==> flow/design.v <==
module reflex_core (
    input wire clk,                   
    input wire rst_n,                 
    input wire signed [15:0] z_pos,   
    input wire signed [15:0] z_vel,   
    input wire signed [15:0] kp_gain,
    input wire signed [15:0] kd_gain,
    input wire signed [15:0] vel_threshold,  
    output reg signed [15:0] u_out,   
    output reg guardian_active        
);
    reg signed [31:0] p_term;
    reg signed [31:0] d_term;
    reg signed [31:0] raw_sum;
    localparam signed [15:0] MAX_OUT = 16'd2000;   
    localparam signed [15:0] MIN_OUT = -16'd2000;  
    always @(posedge clk or negedge rst_n) begin
        if (!rst_n) begin
            u_out <= 16'd0;
            guardian_active <= 1'b0;
            p_term <= 32'd0;
            d_term <= 32'd0;
        end else begin
            if (($signed(z_vel) > $signed(vel_threshold)) || 
                ($signed(z_vel) < -$signed(vel_threshold))) begin
                guardian_active <= 1'b1;
                d_term <= z_vel * (kd_gain <<< 1); 
            end else begin
                guardian_active <= 1'b0;
                d_term <= z_vel * kd_gain;
            end
            p_term <= z_pos * kp_gain;  
            raw_sum = -(p_term + d_term); 
            if (raw_sum > MAX_OUT) 
                u_out <= MAX_OUT;
            else if (raw_sum < MIN_OUT) 
                u_out <= MIN_OUT;
            else
                u_out <= raw_sum[15:0];  
        end
    end
endmodule
[Tool chain data of reflex_core]
The steps from the RTL of reflex_core to its reports follow in flow order.
Lines are those of the file above, counted from 1.
Library cell names are shortened.
Not given: -
Design
  design top: reflex_core
  clock input: clk
  library: sky130hd
  library corner: tt_025C_1v80

[Elaborated design]
Source: Yosys, flattened and elaborated, memories not mapped. Widths are those after wreduce; folded enables and synchronous resets count as part of the registers. Registers that Yosys merges into a memory's read port (data or address) are not register bits. Print and check cells do not count.
Storage and ports
  cells after elaboration: 19
  register bits: 81
  output and inout bits: 17
  input port bits: 82
Operators by class
  multipliers: 3
  muxes and demuxes: 4
  add/sub/neg operators: 3
  reductions and logical operators: 1
  order comparisons: 4
Operator list (count)
  16-bit by 16-bit multiplier with 32-bit output: 2
  16-bit by 16-bit multiplier with 31-bit output: 1
  32-bit by 12-bit > comparator with 1-bit output (second input constant): 1
  32-bit by 12-bit < comparator with 1-bit output (second input constant): 1
  32-bit adder: 1
  32-bit negation: 1
  32-bit 2-to-1 mux: 1
  16-bit 2-to-1 mux: 2
  16-bit > comparator: 1
  16-bit < comparator: 1
  16-bit negation: 1
  1-bit logical OR: 1
  1-bit 2-to-1 mux: 1

[Longest topological paths]
Longest topological path by Yosys (ltp), each cell counted once; first at word level (registers and memories cut), then after technology mapping (sequential cells cut; the memories' decode and read muxes count).
Logic depth
  word-level depth: 5
  ABC_AREA: 1
  mapped depth: 31
  depth with buffers taken out: 29

[Mapped cells and area]
Source: synth_stat.txt of the flow (Yosys; design flattened, memories mapped). It holds for the ABC_AREA given above (unset counts as 0); a run with the other value may have another netlist.
Synthesis totals
  buffers: 125
  sequential area: 2026.9 um2
  cells in the netlist: 3640
  flip-flops: 81
  chip area (Yosys): 27435.1 um2
Cells by type
  fa_1: count 525, area in all 1.05E+04 um2
  inv_1: count 1065, area in all 4E+03 um2
  nand2_1: count 984, area in all 3.69E+03 um2
  ha_1: count 257, area in all 3.22E+03 um2
  dfrtp_1: count 81, area in all 2.03E+03 um2
  xor2_1: count 68, area in all 595.571 um2
  a21oi_1: count 95, area in all 475.456 um2
  clkbuf_1: count 121, area in all 454.186 um2
  nor2_1: count 119, area in all 446.678 um2
  nand3_1: count 71, area in all 355.341 um2
  xnor2_1: count 31, area in all 271.51 um2
  o21ai_0: count 44, area in all 220.211 um2
  nand4_1: count 30, area in all 187.68 um2
  nor3_1: count 19, area in all 95.091 um2
  nand2_2: count 14, area in all 87.584 um2
  nor2_2: count 12, area in all 75.072 um2
  a21o_1: count 9, area in all 67.565 um2
  nand3_2: count 6, area in all 60.058 um2
Not listed: further types 25, cells in them 89.

[Path before layout]
Path of least setup slack by OpenSTA after synthesis, without wires, with an ideal clock, recovery checks aside; 20% of the period is set as input and as output delay. Where synthesis merged equal registers, the netlist keeps one of their names.
Timing after synthesis
  path kind: input to register
  from: input port z_vel[1]
  to: register d_term[28]
  external input delay: 1.600 ns
  setup slack: 0.882 ns
  setup time: 0.065 ns
  time at the first pin: 1.600 ns
  driving pins on the path: 24
  arrival: 7.053 ns
  delay of the path: 5.518 ns
  buffers on the path: 3
  required time: 7.935 ns
  clock period: 8.0 ns
  synthesis period reached: 7.118 ns
"delay of the path" is the arrival time less input delay plus setup time.
"driving pins on the path" counts driving pins, that of a launching flip-flop among them; a cell with two outputs on the path counts twice.
"synthesis period reached" = period - worst setup slack (recovery checks aside). The figure is calculated, with input and output delays left at 20% of the set period.
Between the ends stands the longest chain of elaborated cells between them, by number of cells; it is not shown to be the way that was timed. Of several equally long chains one is given.
Each line given opens the expression or statement behind the cell; cells for indexed reads and writes are added by Yosys, which also makes memories of some case tables.
At most two assigning lines are given for a register; there are more.
On the way, after synthesis
  path through: clkbuf_1 clkbuf_1 nand2_1 fa_1 fa_1 inv_1 fa_1 fa_1 fa_1 inv_1 fa_1 inv_1 ha_1 clkbuf_1 nand2_1 nor3_1 nand4_1 nand3_1 a21o_1 nand3_1 nand2_1 xor2_1 nand2_1 nand2_1
  length of the longest elaborated chain: 3
  elaborated cells between the ends (all ways): 6
  RTL lines with such cells: 4
  those cells by class: mul: 2; compare: 2; mux: 1; reduce/logical: 1
RTL lines, path after synthesis
  start: declaration: line 5  | input wire signed [15:0] z_vel,
  16-bit > comparator: line 24  | if (($signed(z_vel) > $signed(vel_threshold)) ||
  1-bit logical OR: line 24
  32-bit 2-to-1 mux: line 24
  end: assignment: line 27  | d_term <= z_vel * (kd_gain <<< 1);
  end: assignment: line 30  | d_term <= z_vel * kd_gain;
  end: declaration: line 13  | reg signed [31:0] d_term;

[Path in the finished layout]
From the final timing report of flow run C: the path of least setup slack in the routed layout; clock arrival at registers is part of the times.
Timing after layout
  path kind: input to register
  from: input port kd_gain[8]
  to: register d_term[28]
  clock period: 8.0 ns
  time at the first pin: 1.60 ns
  external input delay: 1.60 ns
  setup slack: 0.85 ns
  buffers on the path: 3
  setup time: 0.11 ns
  arrival: 7.39 ns
  driving pins on the path: 25
  required time: 8.25 ns
Between the ends stands the longest chain of elaborated cells between them, by number of cells; it is not shown to be the way that was timed. Of several equally long chains one is given.
At most two assigning lines are given for a register; there are more.
On the way, after layout
  path through: clkbuf_2 clkbuf_2 nand2_1 fa_1 inv_1 fa_1 fa_1 fa_1 fa_1 inv_1 fa_1 inv_1 ha_1 clkbuf_4 a21o_1 inv_1 o21ai_1 a21oi_2 nand3_2 a21o_1 nand3_1 nand2_1 xor2_2 nand2_1 nand2_1
  length of the longest elaborated chain: 2
  elaborated cells between the ends (all ways): 3
  RTL lines with such cells: 3
  those cells by class: mul: 2; mux: 1
RTL lines, path after layout
  start: declaration: line 7  | input wire signed [15:0] kd_gain,
  16-bit by 16-bit multiplier with 32-bit output: line 30  | d_term <= z_vel * kd_gain;
  32-bit 2-to-1 mux: line 24  | if (($signed(z_vel) > $signed(vel_threshold)) ||
  end: assignment: line 27  | d_term <= z_vel * (kd_gain <<< 1);
  end: assignment: line 30
  end: declaration: line 13  | reg signed [31:0] d_term;

Memo
Re: implementation data of reflex_core

Settings and measured results of 4 stored flow runs for module reflex_core (sky130hd), not sorted in any way. The constraints put input and output delay at 20% of the set period each and load the outputs with 0.01 pF.
"achieved clock period (ns)" = clock period - worst setup slack. The figure is calculated, with input and output delays left at 20% of the set period.
"worst setup path time (ns)" is the time allowed to the run's worst setup path (the clock period less input and output delay, where it has them) less its slack. Clock arrival times count: a late capture clock shortens it, a late launch clock lengthens it.

Flow files of flow run A
==> flow/run.sh <==
#!/bin/bash
# the make line also repeats the synthesis and layout settings of config.mk as NAME=value (left out here)
make -C /OpenROAD-flow-scripts/flow DESIGN_CONFIG=/design/flow/config.mk WORK_HOME=/design/flow/orfs CLKGATE_MAP_FILE= finish
==> flow/config.mk <==
export PLATFORM = sky130hd
export DESIGN_NAME = reflex_core
export DESIGN_NICKNAME = reflex_core
export VERILOG_FILES = /design/flow/design.v
export SDC_FILE = /design/flow/constraint.sdc
export NUM_CORES = 4
export LEC_CHECK = 0
export ABC_AREA = 0
export CAP_MARGIN = 0
export CELL_PAD_IN_SITES_DETAIL_PLACEMENT = 1
export CORE_ASPECT_RATIO = 0.68
export CORE_MARGIN = 9
export CORE_UTILIZATION = 62
export CTS_CLUSTER_DIAMETER = 108
export GPL_ROUTABILITY_DRIVEN = 1
export GPL_TIMING_DRIVEN = 0
export MAX_ROUTING_LAYER = met4
export MIN_ROUTING_LAYER = met2
export PLACE_DENSITY = 0.89
export SETUP_SLACK_MARGIN = -0.39
export SLEW_MARGIN = 10
export TNS_END_PERCENT = 85
==> flow/constraint.sdc <==
create_clock -name core_clock -period 7.92 [get_ports {clk}]
set_input_delay 1.5840 -clock core_clock [delete_from_list [all_inputs] [get_ports {clk}]]
set_output_delay 1.5840 -clock core_clock [all_outputs]
set_load 0.01 [all_outputs]

report of flow run A: did not finish, route, GRT-0116

Flow files of flow run B
==> flow/run.sh <==
#!/bin/bash
# the make line also repeats the synthesis and layout settings of config.mk as NAME=value (left out here)
make -C /OpenROAD-flow-scripts/flow DESIGN_CONFIG=/design/flow/config.mk WORK_HOME=/design/flow/orfs CLKGATE_MAP_FILE= finish
==> flow/config.mk <==
export PLATFORM = sky130hd
export DESIGN_NAME = reflex_core
export DESIGN_NICKNAME = reflex_core
export VERILOG_FILES = /design/flow/design.v
export SDC_FILE = /design/flow/constraint.sdc
export NUM_CORES = 4
export LEC_CHECK = 0
export ABC_AREA = 0
export CAP_MARGIN = 0
export CELL_PAD_IN_SITES_DETAIL_PLACEMENT = 1
export CORE_ASPECT_RATIO = 1.78
export CORE_MARGIN = 9
export CORE_UTILIZATION = 62
export CTS_CLUSTER_DIAMETER = 108
export GPL_ROUTABILITY_DRIVEN = 1
export GPL_TIMING_DRIVEN = 0
export MAX_ROUTING_LAYER = met4
export MIN_ROUTING_LAYER = met2
export PLACE_DENSITY = 0.89
export SETUP_SLACK_MARGIN = -0.39
export SLEW_MARGIN = 10
export TNS_END_PERCENT = 85
==> flow/constraint.sdc <==
create_clock -name core_clock -period 7.92 [get_ports {clk}]
set_input_delay 1.5840 -clock core_clock [delete_from_list [all_inputs] [get_ports {clk}]]
set_output_delay 1.5840 -clock core_clock [all_outputs]
set_load 0.01 [all_outputs]

report of flow run B: did not finish, route, GRT-0116

Flow files of flow run C
==> flow/run.sh <==
#!/bin/bash
# the make line also repeats the synthesis and layout settings of config.mk as NAME=value (left out here)
make -C /OpenROAD-flow-scripts/flow DESIGN_CONFIG=/design/flow/config.mk WORK_HOME=/design/flow/orfs CLKGATE_MAP_FILE= finish
==> flow/config.mk <==
export PLATFORM = sky130hd
export DESIGN_NAME = reflex_core
export DESIGN_NICKNAME = reflex_core
export VERILOG_FILES = /design/flow/design.v
export SDC_FILE = /design/flow/constraint.sdc
export NUM_CORES = 4
export LEC_CHECK = 0
export ABC_AREA = 1
export CAP_MARGIN = 20
export CORE_MARGIN = 2
export CORE_UTILIZATION = 19
export CTS_CLUSTER_SIZE = 21
export GPL_ROUTABILITY_DRIVEN = 0
export GPL_TIMING_DRIVEN = 0
export PLACE_DENSITY = 0.64
export SETUP_SLACK_MARGIN = 0.71
export SLEW_MARGIN = 20
export TNS_END_PERCENT = 20
==> flow/constraint.sdc <==
create_clock -name core_clock -period 8.0 [get_ports {clk}]
set_input_delay 1.6000 -clock core_clock [delete_from_list [all_inputs] [get_ports {clk}]]
set_output_delay 1.6000 -clock core_clock [all_outputs]
set_load 0.01 [all_outputs]

report of flow run C
yosys chip area after synthesis (um^2): 27435.1
finish__design__die__area: 147452.0
finish__design__instance__area__stdcell: 31463.9
finish__design__instance__utilization: 0.2193
finish__timing__setup__ws: 0.852
finish__timing__setup__tns: 0.000
finish__timing__hold__ws: 0.791
achieved clock period (ns): 7.148
worst setup path time (ns): 5.55
worst setup path kind: input to register

Flow files of flow run D
==> flow/run.sh <==
#!/bin/bash
# the make line also repeats the synthesis and layout settings of config.mk as NAME=value (left out here)
make -C /OpenROAD-flow-scripts/flow DESIGN_CONFIG=/design/flow/config.mk WORK_HOME=/design/flow/orfs CLKGATE_MAP_FILE= finish
==> flow/config.mk <==
export PLATFORM = sky130hd
export DESIGN_NAME = reflex_core
export DESIGN_NICKNAME = reflex_core
export VERILOG_FILES = /design/flow/design.v
export SDC_FILE = /design/flow/constraint.sdc
export NUM_CORES = 4
export LEC_CHECK = 0
export ABC_AREA = 1
export CAP_MARGIN = 20
export CELL_PAD_IN_SITES_DETAIL_PLACEMENT = 0
export CORE_ASPECT_RATIO = 1.85
export CORE_MARGIN = 9
export CORE_UTILIZATION = 24
export GPL_TIMING_DRIVEN = 1
export MAX_ROUTING_LAYER = met4
export MIN_ROUTING_LAYER = met1
export PLACE_DENSITY_LB_ADDON = 0.26
export SETUP_SLACK_MARGIN = 0.87
export SLEW_MARGIN = 30
export TNS_END_PERCENT = 10
==> flow/constraint.sdc <==
create_clock -name core_clock -period 4.29 [get_ports {clk}]
set_input_delay 0.8580 -clock core_clock [delete_from_list [all_inputs] [get_ports {clk}]]
set_output_delay 0.8580 -clock core_clock [all_outputs]
set_load 0.01 [all_outputs]

report of flow run D
yosys chip area after synthesis (um^2): 27435.1
finish__design__die__area: 127387.0
finish__design__instance__area__stdcell: 38227.9
finish__design__instance__utilization: 0.3374
finish__timing__setup__ws: -1.540
finish__timing__setup__tns: -61.310
finish__timing__hold__ws: 0.456
achieved clock period (ns): 5.830
worst setup path time (ns): 4.97
worst setup path kind: input to register
